==> flow/design.v <==
`timescale 1ns/1ns
module Controller(input clk, rst, start, compare, flag, output InitYin, InitW1, InitW2, InitB, InitFlag, InitAlpha, LdX1, LdX2, LdT, Select2, LdYin, LdFlag, LdAlphaT, LdW1, LdW2, LdB,ReadEn,Ready, output [1:0] Select1, Sel1, Sel2);
	reg initYin, initW1, initW2, initB, initFlag, initAlpha, ldX1, ldX2, ldT, select2, ldYin, ldFlag, ldAlphaT, ldW1, ldW2, ldB;
	reg [1:0] select1, sel1, sel2;
	reg [3:0] ns, ps;
	reg ldCnt, cntDown;
	reg readEn, ready;
	wire co;
	reg [7:0] Cout;
	always@(ps, start, co, compare, flag)begin
		ns = 4'b0;
		case(ps)
			4'b0000: begin
				ns = (start)? 4'b0001 : 4'b0000;
			  end
			4'b0001: begin
				ns = 4'b0010;
				end
			4'b0010: begin
				ns = 4'b0011;
				end
			4'b0011: begin
				ns = 4'b0100;
				end
			4'b0100: begin
				ns = 4'b0101;
				end
			4'b0101: begin
				ns = compare ? 4'b0110 : 4'b1010;
				end
			4'b0110: begin
				ns = 4'b0111;
				end
			4'b0111: begin
				ns = 4'b1000;
				end
			4'b1000: begin
				ns = 4'b1001;
				end
			4'b1001: begin
				ns = 4'b1010;
				end
			4'b1010: begin
				ns = (co == 0) ? 4'b0010 : 
				     (flag == 1) ? 4'b1011 : 
				     (flag == 0) ? 4'b0000 : 4'b1010;
				end
			4'b1011: begin
			  ns = 4'b0010;
			  end
			default: ns = 4'b0000;
		endcase
	end
	always@(ps)begin
		{initYin, initW1, initW2, initB, initFlag, ldCnt, initAlpha, ldX1, ldX2, ldT, cntDown, select2, ldYin, ldFlag, ldAlphaT, ldW1, ldW2, ldB} = 18'b0;
		readEn = 1'b0;
		ready = 1'b0;
		select1 = 2'b0;
		sel1 = 2'b0;
		sel2 = 2'b0;
		case(ps)
			4'b0000: begin
				ready = 1;
			  end
			4'b0001: begin
				initW1 = 1;
				initW2 = 1;
				initB = 1;
				initYin = 1;
				ldCnt = 1;
				initAlpha = 1;
				end
			4'b0010: begin
				ldX1 = 1;
				ldX2 = 1;
				ldT = 1;
				cntDown = 1;
				readEn = 1;
				end
			4'b0011: begin
				sel1 = 2'b00;
				sel2 = 2'b01;
				select1 = 2'b01;
				select2 = 1;
				ldYin = 1;
				end
			4'b0100: begin
				sel1 = 2'b01;
				sel2 = 2'b10;
				select1 = 2'b00;
				select2 = 1;
				ldYin = 1;
				end
			4'b0101: begin
				end
			4'b0110: begin
				sel1 = 2'b10;
				sel2 = 2'b0;
				ldAlphaT = 1;
				ldFlag = 1;
				end
			4'b0111: begin
				sel1 = 2'b11;
				sel2 = 2'b01;
				select2 = 1;
				select1 = 2'b10;
				ldW1 = 1;
				end
			4'b1000: begin
				sel1 = 2'b11;
				sel2 = 2'b10;
				select2 = 1;
				select1 = 2'b11;
				ldW2 = 1;
				end
			4'b1001: begin
				select2 = 0;
				select1 = 2'b01;
				ldB = 1;
				end
			4'b1010: begin
				end
			4'b1011: begin
			  ldCnt = 1;
			  initFlag = 1;
			  end
		endcase
	end
	always@(posedge clk,posedge rst)begin
		if(rst) ps <= 4'b0000;
		else ps <= ns;
	end
	always@(posedge clk, posedge rst)begin
	  if(rst)
	    Cout = 8'b11001000;
	  else begin
	    if(ldCnt) Cout <= 8'b11001000;
	    else if(cntDown) Cout <= Cout - 1;
	  end
  end
  assign co = ~|{Cout};
  assign InitYin = initYin;
  assign InitW1 = initW1;
  assign InitW2 = initW2;
  assign InitB = initB;
  assign InitFlag = initFlag;
  assign LdCnt = ldCnt;
  assign InitAlpha = initAlpha;
  assign LdX1 = ldX1;
  assign LdX2 = ldX2;
  assign LdT = ldT;
  assign CntDown = cntDown;
  assign Select1 = select1;
  assign Select2 = select2;
  assign LdYin = ldYin;
  assign LdFlag = ldFlag;
  assign LdAlphaT = ldAlphaT;
  assign LdW1 = ldW1;
  assign LdW2 = ldW2;
  assign LdB = ldB;
  assign Sel1 = sel1;
  assign Sel2 = sel2;
  assign ReadEn = readEn;
  assign Ready = ready;
endmodule
`timescale 1ns/1ns
module FlagReg(input clk,rst,loadData,initVal, output out);
  reg outData;
  assign out = outData;
  always@(posedge clk, posedge rst)begin
    if(rst) outData <= 1'b0;
    else
    begin
      if(initVal) outData <= 1'b0;
      else
    begin
    if (loadData) outData <= 1'b1;
    else outData <= outData;
    end
  end
  end
endmodule
`timescale 1ns/1ns
module Reg2bit(input clk,rst,loadData,initVal, input [1:0] inData, output[1:0] out);
  reg [1:0] outData;
  assign out = outData;
  always@(posedge clk, posedge rst)begin
    if(rst) outData <= 2'b0;
    else
    begin
      if(initVal) outData <= 2'b0;
      else
    begin
    if (loadData) outData <= inData;
    else outData <= outData;
    end
  end
  end
endmodule
`timescale 1ns/1ns
module Reg3bit(input clk,rst,loadData,initVal, input [2:0] inData, output[2:0] out);
  reg [2:0] outData;
  assign out = outData;
  always@(posedge clk, posedge rst)begin
    if(rst) outData <= 3'b0;
    else
    begin
      if(initVal) outData <= 3'b0;
      else
    begin
    if (loadData) outData <= inData;
    else outData <= outData;
    end
  end
  end
endmodule
`timescale 1ns/1ns
module Reg7bit(input clk,rst,loadData,initVal, input [6:0] inData, output[6:0] out);
  reg [6:0] outData;
  assign out = outData;
  always@(posedge clk, posedge rst)begin
    if(rst) outData <= 7'b0;
    else
    begin
      if(initVal) outData <= 7'b0;
      else
    begin
    if (loadData) outData <= inData;
    else outData <= outData;
    end
  end
  end
endmodule
`timescale 1ns/1ns
module Reg14bit(input clk,rst,loadData,initVal, input [13:0] inData, output[13:0] out);
  reg [13:0] outData;
  assign out = outData;
  always@(posedge clk, posedge rst)begin
    if(rst) outData <= 14'b0;
    else
    begin
      if(initVal) outData <= 14'b0;
      else
    begin
    if (loadData) outData <= inData;
    else outData <= outData;
    end
  end
  end
endmodule
`timescale 1ns/1ns
module Mux2to1(input select, input [13:0]in1,in2, output [13:0]MuxOut);
  assign MuxOut = ~select ? in1 : in2;
endmodule
`timescale 1ns/1ns
module Mux4to1(input [1:0]select, input [13:0]in1,in2,in3,in4, output [13:0]MuxOut);
  assign MuxOut = select==2'b00 ? in1 :
          select==2'b01 ? in2 :
          select==2'b10 ? in3 :
          select==2'b11 ? in4 : 14'bz;
endmodule
`timescale 1ns/1ns
module adder( input [13:0] op1, op2, output [13:0] result );
  assign result = op1 + op2;
endmodule
`timescale 1ns/1ns
module multiplier( input [13:0] op1, op2, output [13:0] result );
  wire [27:0] w;
  wire signed [13:0] operand1,operand2;
  assign operand1 = op1;
  assign operand2 = op2;
  assign w = operand1 * operand2;
  assign result = w[21:8];
endmodule
`timescale 1ns/1ns
module DataPath(input clk,rst, input [6:0] x1Data,x2Data, input [1:0] tData, input InitYin, InitW1, InitW2, InitB, InitFlag, InitAlpha, LdX1, LdX2, LdT, Select2, LdYin, LdFlag, LdAlphaT, LdW1, LdW2, LdB, input [1:0]  Select1, Sel1, Sel2, output compare, flag, output[1:0] signYin, output[13:0] w1,w2,b,Yin);
  wire [6:0] x1,x2;
  wire [1:0] t;
  wire [2:0] alpha,alphaT;
  wire [13:0] AddOut,MultOut,MultOp1,MultOp2,AddOp1,AddOp2;
  wire [13:0] castedT,castedAlphaT,castedAlpha,castedX1,castedX2;
  assign castedT = t[1] ? {4'b1111, t, 8'b0}: {4'b0, t, 8'b0};
  assign castedAlphaT = alphaT[2] ? {5'b11111, alphaT, 6'b0}: {5'b0, alphaT, 6'b0};
  assign castedAlpha = alpha[2] ? {5'b11111, alpha, 6'b0}: {5'b0, alpha, 6'b0};
  assign castedX1 = x1[6] ? {3'b111, x1, 4'b0}: {3'b0, x1, 4'b0};
  assign castedX2 = x2[6] ? {3'b111, x2, 4'b0}: {3'b0, x2, 4'b0};
  FlagReg FLAG(clk,rst,LdFlag,InitFlag, flag);
  Reg2bit T(clk,rst,LdT,1'b0,tData,t);
  Reg3bit ALPHA(clk,rst,InitAlpha,1'b0,3'b011, alpha);
  Reg3bit ALPHAT(clk,rst,LdAlphaT,1'b0,MultOut[8:6], alphaT);
  Reg7bit X1(clk,rst,LdX1,1'b0,x1Data, x1);
  Reg7bit X2(clk,rst,LdX2,1'b0,x2Data, x2);
  Reg14bit W1(clk,rst,LdW1,InitW1,AddOut, w1);
  Reg14bit W2(clk,rst,LdW2,InitW2,AddOut, w2);
  Reg14bit B (clk,rst,LdB,InitB,AddOut, b);
  Reg14bit YIN (clk,rst,LdYin,InitYin,AddOut, Yin);
  Mux4to1 MULTOP1(Sel1,w1,w2,castedT,castedAlphaT, MultOp1);
  Mux4to1 MULTOP2(Sel2,castedAlpha,castedX1,castedX2,14'b0, MultOp2);
  Mux4to1 ADDOP1(Select1,Yin,b,w1,w2, AddOp1);
  Mux2to1 ADDOP2(Select2,castedAlphaT,MultOut, AddOp2);
  multiplier MULTIPLIER(MultOp1,MultOp2, MultOut);
  adder ADDER(AddOp1,AddOp2, AddOut);
  assign compare = (Yin == 14'b0) ? 1 : (Yin[13] ^ t[1]);
  assign signYin = Yin[13] ? 2'b11 : 2'b01;  
endmodule
`timescale 1ns/1ns
module LearningMachine(input clk,rst, start, input [6:0] x1Data,x2Data, input [1:0] tData, output[1:0] signYin, output[13:0] w1,w2,b,Yin,output ReadEn, Ready);
  wire [1:0]Select1, Sel1, Sel2;
  wire  flag, InitYin, InitW1, InitW2, InitB, InitFlag, InitAlpha, LdX1, LdX2, LdT, Select2, LdYin, LdFlag, LdAlphaT, LdW1, LdW2, LdB;
  Controller controller(clk, rst, start, compare, flag, InitYin, InitW1, InitW2, InitB, InitFlag, InitAlpha, LdX1, LdX2, LdT, Select2, LdYin, LdFlag, LdAlphaT, LdW1, LdW2, LdB, ReadEn, Ready, Select1, Sel1, Sel2);
  DataPath datapath(clk,rst, x1Data,x2Data, tData, InitYin, InitW1, InitW2, InitB, InitFlag, InitAlpha, LdX1, LdX2, LdT, Select2, LdYin, LdFlag, LdAlphaT, LdW1, LdW2, LdB, Select1, Sel1, Sel2, compare, flag, signYin, w1,w2,b,Yin);
endmodule
Wiki page: LearningMachine / tool data

Reports on LearningMachine
Tool output for the design above before and after an edit, in the order of the flow.
Lines under "before" count in the file above, lines under "after" in the edited file.
"change": "after" minus "before" as printed here.
Cell names lack the library's common part.
{"block": "setup", "top": "LearningMachine", "clock": "clk", "library": "sky130hd", "corner": "tt_025C_1v80"}

Edit of the RTL
The edit as a unified diff against the file above.
This change comes from a script, not from a designer; no optimisation was intended.
begin of diff
@@ -7,5 +7,5 @@
 	reg readEn, ready;
 	wire co;
-	reg [7:0] Cout;
+	reg [8:0] Cout;
 	always@(ps, start, co, compare, flag)begin
 		ns = 4'b0;
end of diff

After elaboration
Source: Yosys, flattened and elaborated, memories not mapped. Widths are those after wreduce. Registers that Yosys merges into a memory's read port (data or address) are not register bits. Print and check cells do not count. Equal cells are merged and count once.
Yosys's memory passes give these memory sizes; they may raise the number of words (mostly to a power of two), join words into wider ones and drop unused or constant bits.
{"block": "bits", "element": "romBits", "before": 416, "after": 416, "change": 0}
{"block": "bits", "element": "regBits", "before": 89, "after": 90, "change": 1}
{"block": "bits", "element": "mem_count", "before": 1, "after": 1, "change": 0}
{"block": "bits", "element": "output_inout_bits", "before": 60, "after": 60, "change": 0}
{"block": "bits", "element": "word_cells", "before": 86, "after": 86, "change": 0}
{"block": "bits", "element": "inputBits", "before": 19, "after": 19, "change": 0}
{"block": "mem_list", "element": "mem_shapes", "before": "16 x 26 bit 1R0W", "after": "16 x 26 bit 1R0W"}
{"block": "op_classes", "element": "equal", "before": 20, "after": 20, "change": 0}
{"block": "op_classes", "element": "logic", "before": 1, "after": 1, "change": 0}
{"block": "op_classes", "element": "muxes", "before": 36, "after": 36, "change": 0}
{"block": "op_classes", "element": "reduce_logical", "before": 13, "after": 13, "change": 0}
{"block": "op_classes", "element": "mul", "before": 1, "after": 1, "change": 0}
{"block": "op_classes", "element": "add_sub_neg", "before": 2, "after": 2, "change": 0}
{"block": "ops", "operator": "8-bit two-way mux", "before": 2, "after": 0, "change": -2}
{"block": "ops", "operator": "9-bit two-way mux", "before": 0, "after": 2, "change": 2}
{"block": "ops", "operator": "8-bit OR reduction", "before": 1, "after": 0, "change": -1}
{"block": "ops", "operator": "8-bit by 1-bit subtractor with 8-bit output (second input constant)", "before": 1, "after": 0, "change": -1}
{"block": "ops", "operator": "9-bit OR reduction", "before": 0, "after": 1, "change": 1}
{"block": "ops", "operator": "9-bit by 1-bit subtractor with 9-bit output (second input constant)", "before": 0, "after": 1, "change": 1}
Operator kinds equal on both sides are left out: 19.

Longest topological paths
Depth = most cells in a row (Yosys ltp): at word level without a register or memory, in the mapped netlist without a sequential cell, where the memories' decode and read muxes count.
{"block": "depth", "element": "word_depth", "before": 10, "after": 10, "change": 0}
{"block": "depth", "element": "ABC_AREA", "before": "0", "after": "0"}
{"block": "depth", "element": "depth_mapped", "before": 38, "after": 38, "change": 0}

Synthesis result
The flow's flattened synthesis, as Yosys stat reports it; memories are mapped. The netlist is that of the ABC_AREA named above (0 if unset); the other value can give another one.
{"block": "synth_totals", "element": "synth_area_um2", "before": 8951.1, "after": 8876.0, "change": -75.1}
{"block": "synth_totals", "element": "flip_flops", "before": 89, "after": 90, "change": 1}
{"block": "synth_totals", "element": "mapped_cells", "before": 976, "after": 957, "change": -19}
{"block": "types", "cell_type": "nand2_1", "before": 195, "after": 154, "change": -41}
{"block": "types", "cell_type": "mux2_2", "before": 5, "after": 19, "change": 14}
{"block": "types", "cell_type": "nor2_1", "before": 66, "after": 76, "change": 10}
{"block": "types", "cell_type": "o21ai_0", "before": 57, "after": 66, "change": 9}
{"block": "types", "cell_type": "buf_2", "before": 2, "after": 9, "change": 7}
{"block": "types", "cell_type": "inv_1", "before": 96, "after": 90, "change": -6}
{"block": "types", "cell_type": "nand3_1", "before": 7, "after": 13, "change": 6}
{"block": "types", "cell_type": "a21oi_1", "before": 42, "after": 47, "change": 5}
{"block": "types", "cell_type": "xnor2_1", "before": 32, "after": 37, "change": 5}
{"block": "types", "cell_type": "a22o_1", "before": 13, "after": 9, "change": -4}
{"block": "types", "cell_type": "a22oi_1", "before": 8, "after": 12, "change": 4}
{"block": "types", "cell_type": "o22ai_1", "before": 4, "after": 0, "change": -4}
{"block": "types", "cell_type": "nor4_1", "before": 2, "after": 6, "change": 4}
{"block": "types", "cell_type": "xor2_1", "before": 14, "after": 11, "change": -3}
{"block": "types", "cell_type": "and2_1", "before": 12, "after": 9, "change": -3}
{"block": "types", "cell_type": "nor2b_1", "before": 10, "after": 7, "change": -3}
{"block": "types", "cell_type": "buf_6", "before": 3, "after": 0, "change": -3}
{"block": "types", "cell_type": "clkbuf_1", "before": 28, "after": 26, "change": -2}
Cell types equal on both sides are left out: 19.
The list need not be complete.
The figures by module come from a second, unflattened synthesis with its own total; it is not the netlist above.
{"block": "unflattened", "element": "hier_cells", "before": 1247, "after": 1249, "change": 2}
{"block": "unflattened", "element": "hier_area_um2", "before": 12326.8, "after": 12428.2, "change": 101.4}
Rows give one instance, submodules left out.
{"block": "modules_before", "mod": "multiplier", "cells": 692, "mod_area_um2": 6052.1, "mod_seq_area_um2": 0.0, "instances": 1}
{"block": "modules_before", "mod": "Reg14bit", "cells": 46, "mod_area_um2": 581.8, "mod_seq_area_um2": 350.3, "instances": 4}
{"block": "modules_before", "mod": "Mux4to1", "cells": 17, "mod_area_um2": 366.6, "mod_seq_area_um2": 0.0, "instances": 3}
{"block": "modules_before", "mod": "Controller", "cells": 109, "mod_area_um2": 927.1, "mod_seq_area_um2": 304.0, "instances": 1}
{"block": "modules_before", "mod": "adder", "cells": 110, "mod_area_um2": 749.5, "mod_seq_area_um2": 0.0, "instances": 1}
{"block": "modules_before", "mod": "Reg7bit", "cells": 23, "mod_area_um2": 286.5, "mod_seq_area_um2": 175.2, "instances": 2}
{"block": "modules_before", "mod": "Reg3bit", "cells": 10, "mod_area_um2": 120.1, "mod_seq_area_um2": 75.1, "instances": 2}
{"block": "modules_before", "mod": "Mux2to1", "cells": 15, "mod_area_um2": 168.9, "mod_seq_area_um2": 0.0, "instances": 1}
{"block": "modules_before", "mod": "Reg2bit", "cells": 7, "mod_area_um2": 81.3, "mod_seq_area_um2": 50.0, "instances": 1}
{"block": "modules_before", "mod": "DataPath", "cells": 10, "mod_area_um2": 68.8, "mod_seq_area_um2": 0.0, "instances": 1}
{"block": "modules_before", "mod": "FlagReg", "cells": 3, "mod_area_um2": 38.8, "mod_seq_area_um2": 25.0, "instances": 1}
{"block": "modules_before", "mod": "LearningMachine", "cells": 0, "mod_area_um2": 0.0, "mod_seq_area_um2": 0.0, "instances": 1}
{"block": "modules_after", "mod": "multiplier", "cells": 685, "mod_area_um2": 6057.1, "mod_seq_area_um2": 0.0, "instances": 1}
{"block": "modules_after", "mod": "Reg14bit", "cells": 46, "mod_area_um2": 581.8, "mod_seq_area_um2": 350.3, "instances": 4}
{"block": "modules_after", "mod": "Mux4to1", "cells": 17, "mod_area_um2": 366.6, "mod_seq_area_um2": 0.0, "instances": 3}
{"block": "modules_after", "mod": "Controller", "cells": 118, "mod_area_um2": 1023.5, "mod_seq_area_um2": 329.1, "instances": 1}
{"block": "modules_after", "mod": "adder", "cells": 110, "mod_area_um2": 749.5, "mod_seq_area_um2": 0.0, "instances": 1}
{"block": "modules_after", "mod": "Reg7bit", "cells": 23, "mod_area_um2": 286.5, "mod_seq_area_um2": 175.2, "instances": 2}
{"block": "modules_after", "mod": "Reg3bit", "cells": 10, "mod_area_um2": 120.1, "mod_seq_area_um2": 75.1, "instances": 2}
{"block": "modules_after", "mod": "Mux2to1", "cells": 15, "mod_area_um2": 168.9, "mod_seq_area_um2": 0.0, "instances": 1}
{"block": "modules_after", "mod": "Reg2bit", "cells": 7, "mod_area_um2": 81.3, "mod_seq_area_um2": 50.0, "instances": 1}
{"block": "modules_after", "mod": "DataPath", "cells": 10, "mod_area_um2": 68.8, "mod_seq_area_um2": 0.0, "instances": 1}
{"block": "modules_after", "mod": "FlagReg", "cells": 3, "mod_area_um2": 38.8, "mod_seq_area_um2": 25.0, "instances": 1}
{"block": "modules_after", "mod": "LearningMachine", "cells": 0, "mod_area_um2": 0.0, "mod_seq_area_um2": 0.0, "instances": 1}

Path before layout
Source: OpenSTA report_checks on the synthesized netlist (no wires, ideal clock, input and output delay 20% of the period each), path of least setup slack; recovery checks are left aside. Register names are those of the netlist, which keeps one name where synthesis merged equal registers.
{"block": "synth_path", "element": "kind", "before": "register to register", "after": "register to register"}
{"block": "synth_path", "element": "startpoint", "before": "register controller.ps[1]", "after": "register controller.ps[1]"}
{"block": "synth_path", "element": "endpoint", "before": "register datapath.YIN.outData[13]", "after": "register datapath.YIN.outData[13]"}
{"block": "synth_path", "element": "launch_ps", "before": 0, "after": 0, "change": 0}
{"block": "synth_path", "element": "delay_ps", "before": 8064, "after": 8308, "change": 244}
{"block": "synth_path", "element": "n_path_buf", "before": 2, "after": 3, "change": 1}
{"block": "synth_path", "element": "slack_ps", "before": 3936, "after": 3692, "change": -244}
{"block": "synth_path", "element": "setup_ps", "before": 68, "after": 143, "change": 75}
{"block": "synth_path", "element": "path_stages", "before": 34, "after": 36, "change": 2}
{"block": "synth_path", "element": "period_ps", "before": 12000, "after": 12000, "change": 0}
{"block": "synth_path", "element": "arrival_time_ps", "before": 7996, "after": 8165, "change": 169}
{"block": "synth_path", "element": "period_less_setup_slack_ps", "before": 8064, "after": 8308, "change": 244}
"delay_ps" is the arrival time less input delay plus setup time.
"path_stages": output pins that drive a net of the path, with the launching flip-flop's if there is one; two outputs of one cell count as two.
"period_less_setup_slack_ps" = period - worst setup slack (recovery checks aside). The figure is calculated, with input and output delays left at 20% of the set period.
The rows between start and end are the longest chain of elaborated cells between them; the timing report does not say that the signal goes this way. Where chains are equally long, one stands for them.
Each line given opens the expression or statement behind the cell; cells for indexed reads and writes are added by Yosys, which also makes memories of some case tables.
A memory read counts as a cell of the chain, while the word-level depth stops at memories.
A register here has more assigning lines than the two given.
{"block": "synth_between_before", "cell_sequence": "dfrtp_1 > inv_1 > ha_1 > and2b_1 > o21a_1 > buf_2 > buf_1 > a22o_1 > nand2_1 > fa_1 > inv_1 > fa_1 > inv_1 > fa_1 > inv_1 > fa_1 > fa_1 > ha_1 > ha_1 > o21a_1 > o31a_1 > o21a_1 > nor2_1 > xnor2_1 > mux2_2 > ha_1 > a21o_1 > a221o_1 > nand4_1 > nand4b_1 > a21oi_1 > xor2_1 > xor2_1 > a32o_1", "elab_chain_len": 11, "cells_between": 31, "cone_lines": 10, "cone_classes": "add/sub: 1; mul: 1; eq/ne: 9; mux: 15; reduce/logical: 4; memory: 1"}
{"block": "synth_lines_before", "element": "from (decl)", "line_no": 5, "source": "reg [3:0] ns, ps;"}
{"block": "synth_lines_before", "element": "from (assign)", "line_no": 130, "source": "if(rst) ps <= 4'b0000;"}
{"block": "synth_lines_before", "element": "from (assign)", "line_no": 131, "source": "else ps <= ns;"}
{"block": "synth_lines_before", "element": "memory read 16 x 26 bit", "line_no": 61, "source": "case(ps)"}
{"block": "synth_lines_before", "element": "2-bit == test", "line_no": 260, "source": "select==2'b11 ? in4 : 14'bz;"}
{"block": "synth_lines_before", "element": "14-bit two-way mux", "line_no": 260}
{"block": "synth_lines_before", "element": "14-bit two-way mux", "line_no": 259, "source": "select==2'b10 ? in3 :"}
{"block": "synth_lines_before", "element": "14-bit two-way mux", "line_no": 258, "source": "select==2'b01 ? in2 :"}
{"block": "synth_lines_before", "element": "14-bit two-way mux", "line_no": 257, "source": "assign MuxOut = select==2'b00 ? in1 :"}
{"block": "synth_lines_before", "element": "14-bit by 14-bit multiplier with 22-bit output", "line_no": 272, "source": "assign w = operand1 * operand2;"}
{"block": "synth_lines_before", "element": "14-bit two-way mux", "line_no": 253, "source": "assign MuxOut = ~select ? in1 : in2;"}
{"block": "synth_lines_before", "element": "14-bit adder", "line_no": 264, "source": "assign result = op1 + op2;"}
{"block": "synth_lines_before", "element": "14-bit two-way mux", "line_no": 245, "source": "if (loadData) outData <= inData;"}
{"block": "synth_lines_before", "element": "14-bit two-way mux", "line_no": 242, "source": "if(initVal) outData <= 14'b0;"}
{"block": "synth_lines_before", "element": "to (assign)", "line_no": 245}
{"block": "synth_lines_before", "element": "to (assign)", "line_no": 246, "source": "else outData <= outData;"}
{"block": "synth_lines_before", "element": "to (decl)", "line_no": 236, "source": "reg [13:0] outData;"}
{"block": "synth_between_after", "cell_sequence": "dfrtp_1 > clkbuf_1 > inv_1 > ha_1 > buf_2 > nand2b_1 > a21oi_4 > clkbuf_1 > a22o_1 > nand2_1 > fa_1 > inv_1 > fa_1 > inv_1 > fa_1 > inv_1 > fa_1 > fa_1 > ha_1 > ha_1 > nand2_1 > o21ai_0 > nor2_1 > xor2_1 > nor2_1 > ha_1 > o21ai_0 > or2b_1 > o311a_1 > o31a_1 > or4_4 > a41o_1 > a21oi_2 > xor2_2 > xor2_1 > a21oi_1", "elab_chain_len": 11, "cells_between": 31, "cone_lines": 10, "cone_classes": "add/sub: 1; mul: 1; eq/ne: 9; mux: 15; reduce/logical: 4; memory: 1"}
{"block": "synth_lines_after", "element": "from (decl)", "line_no": 5, "source": "reg [3:0] ns, ps;"}
{"block": "synth_lines_after", "element": "from (assign)", "line_no": 130, "source": "if(rst) ps <= 4'b0000;"}
{"block": "synth_lines_after", "element": "from (assign)", "line_no": 131, "source": "else ps <= ns;"}
{"block": "synth_lines_after", "element": "memory read 16 x 26 bit", "line_no": 61, "source": "case(ps)"}
{"block": "synth_lines_after", "element": "2-bit == test", "line_no": 260, "source": "select==2'b11 ? in4 : 14'bz;"}
{"block": "synth_lines_after", "element": "14-bit two-way mux", "line_no": 260}
{"block": "synth_lines_after", "element": "14-bit two-way mux", "line_no": 259, "source": "select==2'b10 ? in3 :"}
{"block": "synth_lines_after", "element": "14-bit two-way mux", "line_no": 258, "source": "select==2'b01 ? in2 :"}
{"block": "synth_lines_after", "element": "14-bit two-way mux", "line_no": 257, "source": "assign MuxOut = select==2'b00 ? in1 :"}
{"block": "synth_lines_after", "element": "14-bit by 14-bit multiplier with 22-bit output", "line_no": 272, "source": "assign w = operand1 * operand2;"}
{"block": "synth_lines_after", "element": "14-bit two-way mux", "line_no": 253, "source": "assign MuxOut = ~select ? in1 : in2;"}
{"block": "synth_lines_after", "element": "14-bit adder", "line_no": 264, "source": "assign result = op1 + op2;"}
{"block": "synth_lines_after", "element": "14-bit two-way mux", "line_no": 245, "source": "if (loadData) outData <= inData;"}
{"block": "synth_lines_after", "element": "14-bit two-way mux", "line_no": 242, "source": "if(initVal) outData <= 14'b0;"}
{"block": "synth_lines_after", "element": "to (assign)", "line_no": 245}
{"block": "synth_lines_after", "element": "to (assign)", "line_no": 246, "source": "else outData <= outData;"}
{"block": "synth_lines_after", "element": "to (decl)", "line_no": 236, "source": "reg [13:0] outData;"}

Timing after layout
Path of least setup slack in the final report of each run of pair A (OpenROAD, finished layout, wires in). Where an end is a register, its clock arrival counts in the times.
The path's times are printed in steps of 10 ps; the period is the one set.
{"block": "layout_path", "element": "kind", "before": "register to register", "after": "register to register"}
{"block": "layout_path", "element": "startpoint", "before": "register controller.ps[3]", "after": "register controller.ps[3]"}
{"block": "layout_path", "element": "endpoint", "before": "register datapath.YIN.outData[13]", "after": "register datapath.YIN.outData[13]"}
{"block": "layout_path", "element": "period_ps", "before": 12000, "after": 12000, "change": 0}
{"block": "layout_path", "element": "path_stages", "before": 34, "after": 32, "change": -2}
{"block": "layout_path", "element": "n_path_buf", "before": 0, "after": 0, "change": 0}
{"block": "layout_path", "element": "launch_ps", "before": 360, "after": 340, "change": -20}
{"block": "layout_path", "element": "arrival_time_ps", "before": 9440, "after": 9720, "change": 280}
{"block": "layout_path", "element": "setup_ps", "before": 60, "after": 150, "change": 90}
{"block": "layout_path", "element": "slack_ps", "before": 2860, "after": 2480, "change": -380}
The rows between start and end are the longest chain of elaborated cells between them; the timing report does not say that the signal goes this way. Where chains are equally long, one stands for them.
A memory read counts as a cell of the chain, while the word-level depth stops at memories.
A register here has more assigning lines than the two given.
{"block": "layout_between_before", "cell_sequence": "dfrtp_1 > nand2b_1 > o21a_1 > a22o_1 > nand2_1 > fa_1 > inv_1 > ha_1 > ha_1 > inv_1 > fa_1 > inv_1 > fa_1 > ha_1 > fa_1 > a21oi_1 > nor2_1 > nor2_1 > o21bai_1 > a21oi_1 > o21bai_1 > a21oi_1 > xnor2_1 > o21ai_0 > nand2_1 > ha_1 > and3_1 > a221o_1 > nand4_1 > nand4b_1 > a21oi_1 > xor2_1 > xor2_1 > a32o_1", "elab_chain_len": 11, "cells_between": 31, "cone_lines": 10, "cone_classes": "add/sub: 1; mul: 1; eq/ne: 9; mux: 15; reduce/logical: 4; memory: 1"}
{"block": "layout_lines_before", "element": "from (decl)", "line_no": 5, "source": "reg [3:0] ns, ps;"}
{"block": "layout_lines_before", "element": "from (assign)", "line_no": 130, "source": "if(rst) ps <= 4'b0000;"}
{"block": "layout_lines_before", "element": "from (assign)", "line_no": 131, "source": "else ps <= ns;"}
{"block": "layout_lines_before", "element": "memory read 16 x 26 bit", "line_no": 61, "source": "case(ps)"}
{"block": "layout_lines_before", "element": "2-bit == test", "line_no": 260, "source": "select==2'b11 ? in4 : 14'bz;"}
{"block": "layout_lines_before", "element": "14-bit two-way mux", "line_no": 260}
{"block": "layout_lines_before", "element": "14-bit two-way mux", "line_no": 259, "source": "select==2'b10 ? in3 :"}
{"block": "layout_lines_before", "element": "14-bit two-way mux", "line_no": 258, "source": "select==2'b01 ? in2 :"}
{"block": "layout_lines_before", "element": "14-bit two-way mux", "line_no": 257, "source": "assign MuxOut = select==2'b00 ? in1 :"}
{"block": "layout_lines_before", "element": "14-bit by 14-bit multiplier with 22-bit output", "line_no": 272, "source": "assign w = operand1 * operand2;"}
{"block": "layout_lines_before", "element": "14-bit two-way mux", "line_no": 253, "source": "assign MuxOut = ~select ? in1 : in2;"}
{"block": "layout_lines_before", "element": "14-bit adder", "line_no": 264, "source": "assign result = op1 + op2;"}
{"block": "layout_lines_before", "element": "14-bit two-way mux", "line_no": 245, "source": "if (loadData) outData <= inData;"}
{"block": "layout_lines_before", "element": "14-bit two-way mux", "line_no": 242, "source": "if(initVal) outData <= 14'b0;"}
{"block": "layout_lines_before", "element": "to (assign)", "line_no": 245}
{"block": "layout_lines_before", "element": "to (assign)", "line_no": 246, "source": "else outData <= outData;"}
{"block": "layout_lines_before", "element": "to (decl)", "line_no": 236, "source": "reg [13:0] outData;"}
{"block": "layout_between_after", "cell_sequence": "dfrtp_1 > and2b_1 > nand2_1 > o21ai_0 > a21oi_1 > nor3_1 > nand2_1 > fa_1 > inv_1 > fa_1 > inv_1 > fa_1 > inv_1 > fa_1 > fa_1 > ha_1 > ha_1 > nand2_1 > o21ai_0 > o41ai_1 > xnor2_1 > nand2_1 > nand2_1 > ha_1 > o21a_1 > o31a_1 > or4_4 > a41o_1 > a21oi_2 > xor2_2 > xor2_1 > a21oi_1", "elab_chain_len": 11, "cells_between": 31, "cone_lines": 10, "cone_classes": "add/sub: 1; mul: 1; eq/ne: 9; mux: 15; reduce/logical: 4; memory: 1"}
{"block": "layout_lines_after", "element": "from (decl)", "line_no": 5, "source": "reg [3:0] ns, ps;"}
{"block": "layout_lines_after", "element": "from (assign)", "line_no": 130, "source": "if(rst) ps <= 4'b0000;"}
{"block": "layout_lines_after", "element": "from (assign)", "line_no": 131, "source": "else ps <= ns;"}
{"block": "layout_lines_after", "element": "memory read 16 x 26 bit", "line_no": 61, "source": "case(ps)"}
{"block": "layout_lines_after", "element": "2-bit == test", "line_no": 260, "source": "select==2'b11 ? in4 : 14'bz;"}
{"block": "layout_lines_after", "element": "14-bit two-way mux", "line_no": 260}
{"block": "layout_lines_after", "element": "14-bit two-way mux", "line_no": 259, "source": "select==2'b10 ? in3 :"}
{"block": "layout_lines_after", "element": "14-bit two-way mux", "line_no": 258, "source": "select==2'b01 ? in2 :"}
{"block": "layout_lines_after", "element": "14-bit two-way mux", "line_no": 257, "source": "assign MuxOut = select==2'b00 ? in1 :"}
{"block": "layout_lines_after", "element": "14-bit by 14-bit multiplier with 22-bit output", "line_no": 272, "source": "assign w = operand1 * operand2;"}
{"block": "layout_lines_after", "element": "14-bit two-way mux", "line_no": 253, "source": "assign MuxOut = ~select ? in1 : in2;"}
{"block": "layout_lines_after", "element": "14-bit adder", "line_no": 264, "source": "assign result = op1 + op2;"}
{"block": "layout_lines_after", "element": "14-bit two-way mux", "line_no": 245, "source": "if (loadData) outData <= inData;"}
{"block": "layout_lines_after", "element": "14-bit two-way mux", "line_no": 242, "source": "if(initVal) outData <= 14'b0;"}
{"block": "layout_lines_after", "element": "to (assign)", "line_no": 245}
{"block": "layout_lines_after", "element": "to (assign)", "line_no": 246, "source": "else outData <= outData;"}
{"block": "layout_lines_after", "element": "to (decl)", "line_no": 236, "source": "reg [13:0] outData;"}

Layout results
Both versions went through the flow (Yosys, OpenROAD) with the same settings in each pair. Constraints: input delay and output delay 20% of the set period each, output load 0.01 pF.
{"block": "settings_pair_A", "CORE_UTILIZATION": 40, "period_ns": 12.0, "CAP_MARGIN": 20, "CORE_MARGIN": 2, "SLEW_MARGIN": 20}
{"block": "results_pair_A", "element": "synthArea_um2", "before": 8951.1, "after": 8876.0, "change": -75.1}
{"block": "results_pair_A", "element": "final_setup_ws_ps", "before": 2859, "after": 2479, "change": -380}
{"block": "results_pair_A", "element": "period_reached_ps", "before": 9141, "after": 9521, "change": 380}
{"block": "results_pair_A", "element": "finalCellArea_um2", "before": 10276.1, "after": 10222.3, "change": -53.8}
{"block": "results_pair_A", "element": "die_area_um2", "before": 23589.9, "after": 23398.3, "change": -191.6}
{"block": "results_pair_A", "element": "setupTns_ps", "before": 0, "after": 0, "change": 0}
{"block": "results_pair_A", "element": "final_hold_ws_ps", "before": 484, "after": 507, "change": 23}
{"block": "results_pair_A", "element": "fin_util_frac", "before": 0.469, "after": 0.468, "change": -0.001}
{"block": "settings_pair_B", "CORE_UTILIZATION": 68, "CTS_CLUSTER_SIZE": 12, "HOLD_SLACK_MARGIN": 0.23, "MAX_ROUTING_LAYER": "met4", "MIN_ROUTING_LAYER": "met1", "PLACE_DENSITY_LB_ADDON": 0.2, "SLEW_MARGIN": 20, "period_ns": 13.7, "CAP_MARGIN": 20, "CORE_MARGIN": 2}
{"block": "results_pair_B", "element": "synthArea_um2", "before": 8951.1, "after": 8876.0, "change": -75.1}
{"block": "results_pair_B", "element": "final_setup_ws_ps", "before": 4488, "after": 4193, "change": -295}
{"block": "results_pair_B", "element": "period_reached_ps", "before": 9212, "after": 9507, "change": 295}
{"block": "results_pair_B", "element": "finalCellArea_um2", "before": 10124.7, "after": 10123.5, "change": -1.2}
{"block": "results_pair_B", "element": "die_area_um2", "before": 14096.8, "after": 13983.1, "change": -113.7}
{"block": "results_pair_B", "element": "setupTns_ps", "before": 0, "after": 0, "change": 0}
{"block": "results_pair_B", "element": "final_hold_ws_ps", "before": 476, "after": 506, "change": 30}
{"block": "results_pair_B", "element": "fin_util_frac", "before": 0.796, "after": 0.799, "change": 0.003}
By "period_reached_ps" is meant the clock period of the run minus its worst setup slack. This is arithmetic on one report: input and output delays are still those of the set period (20% each).
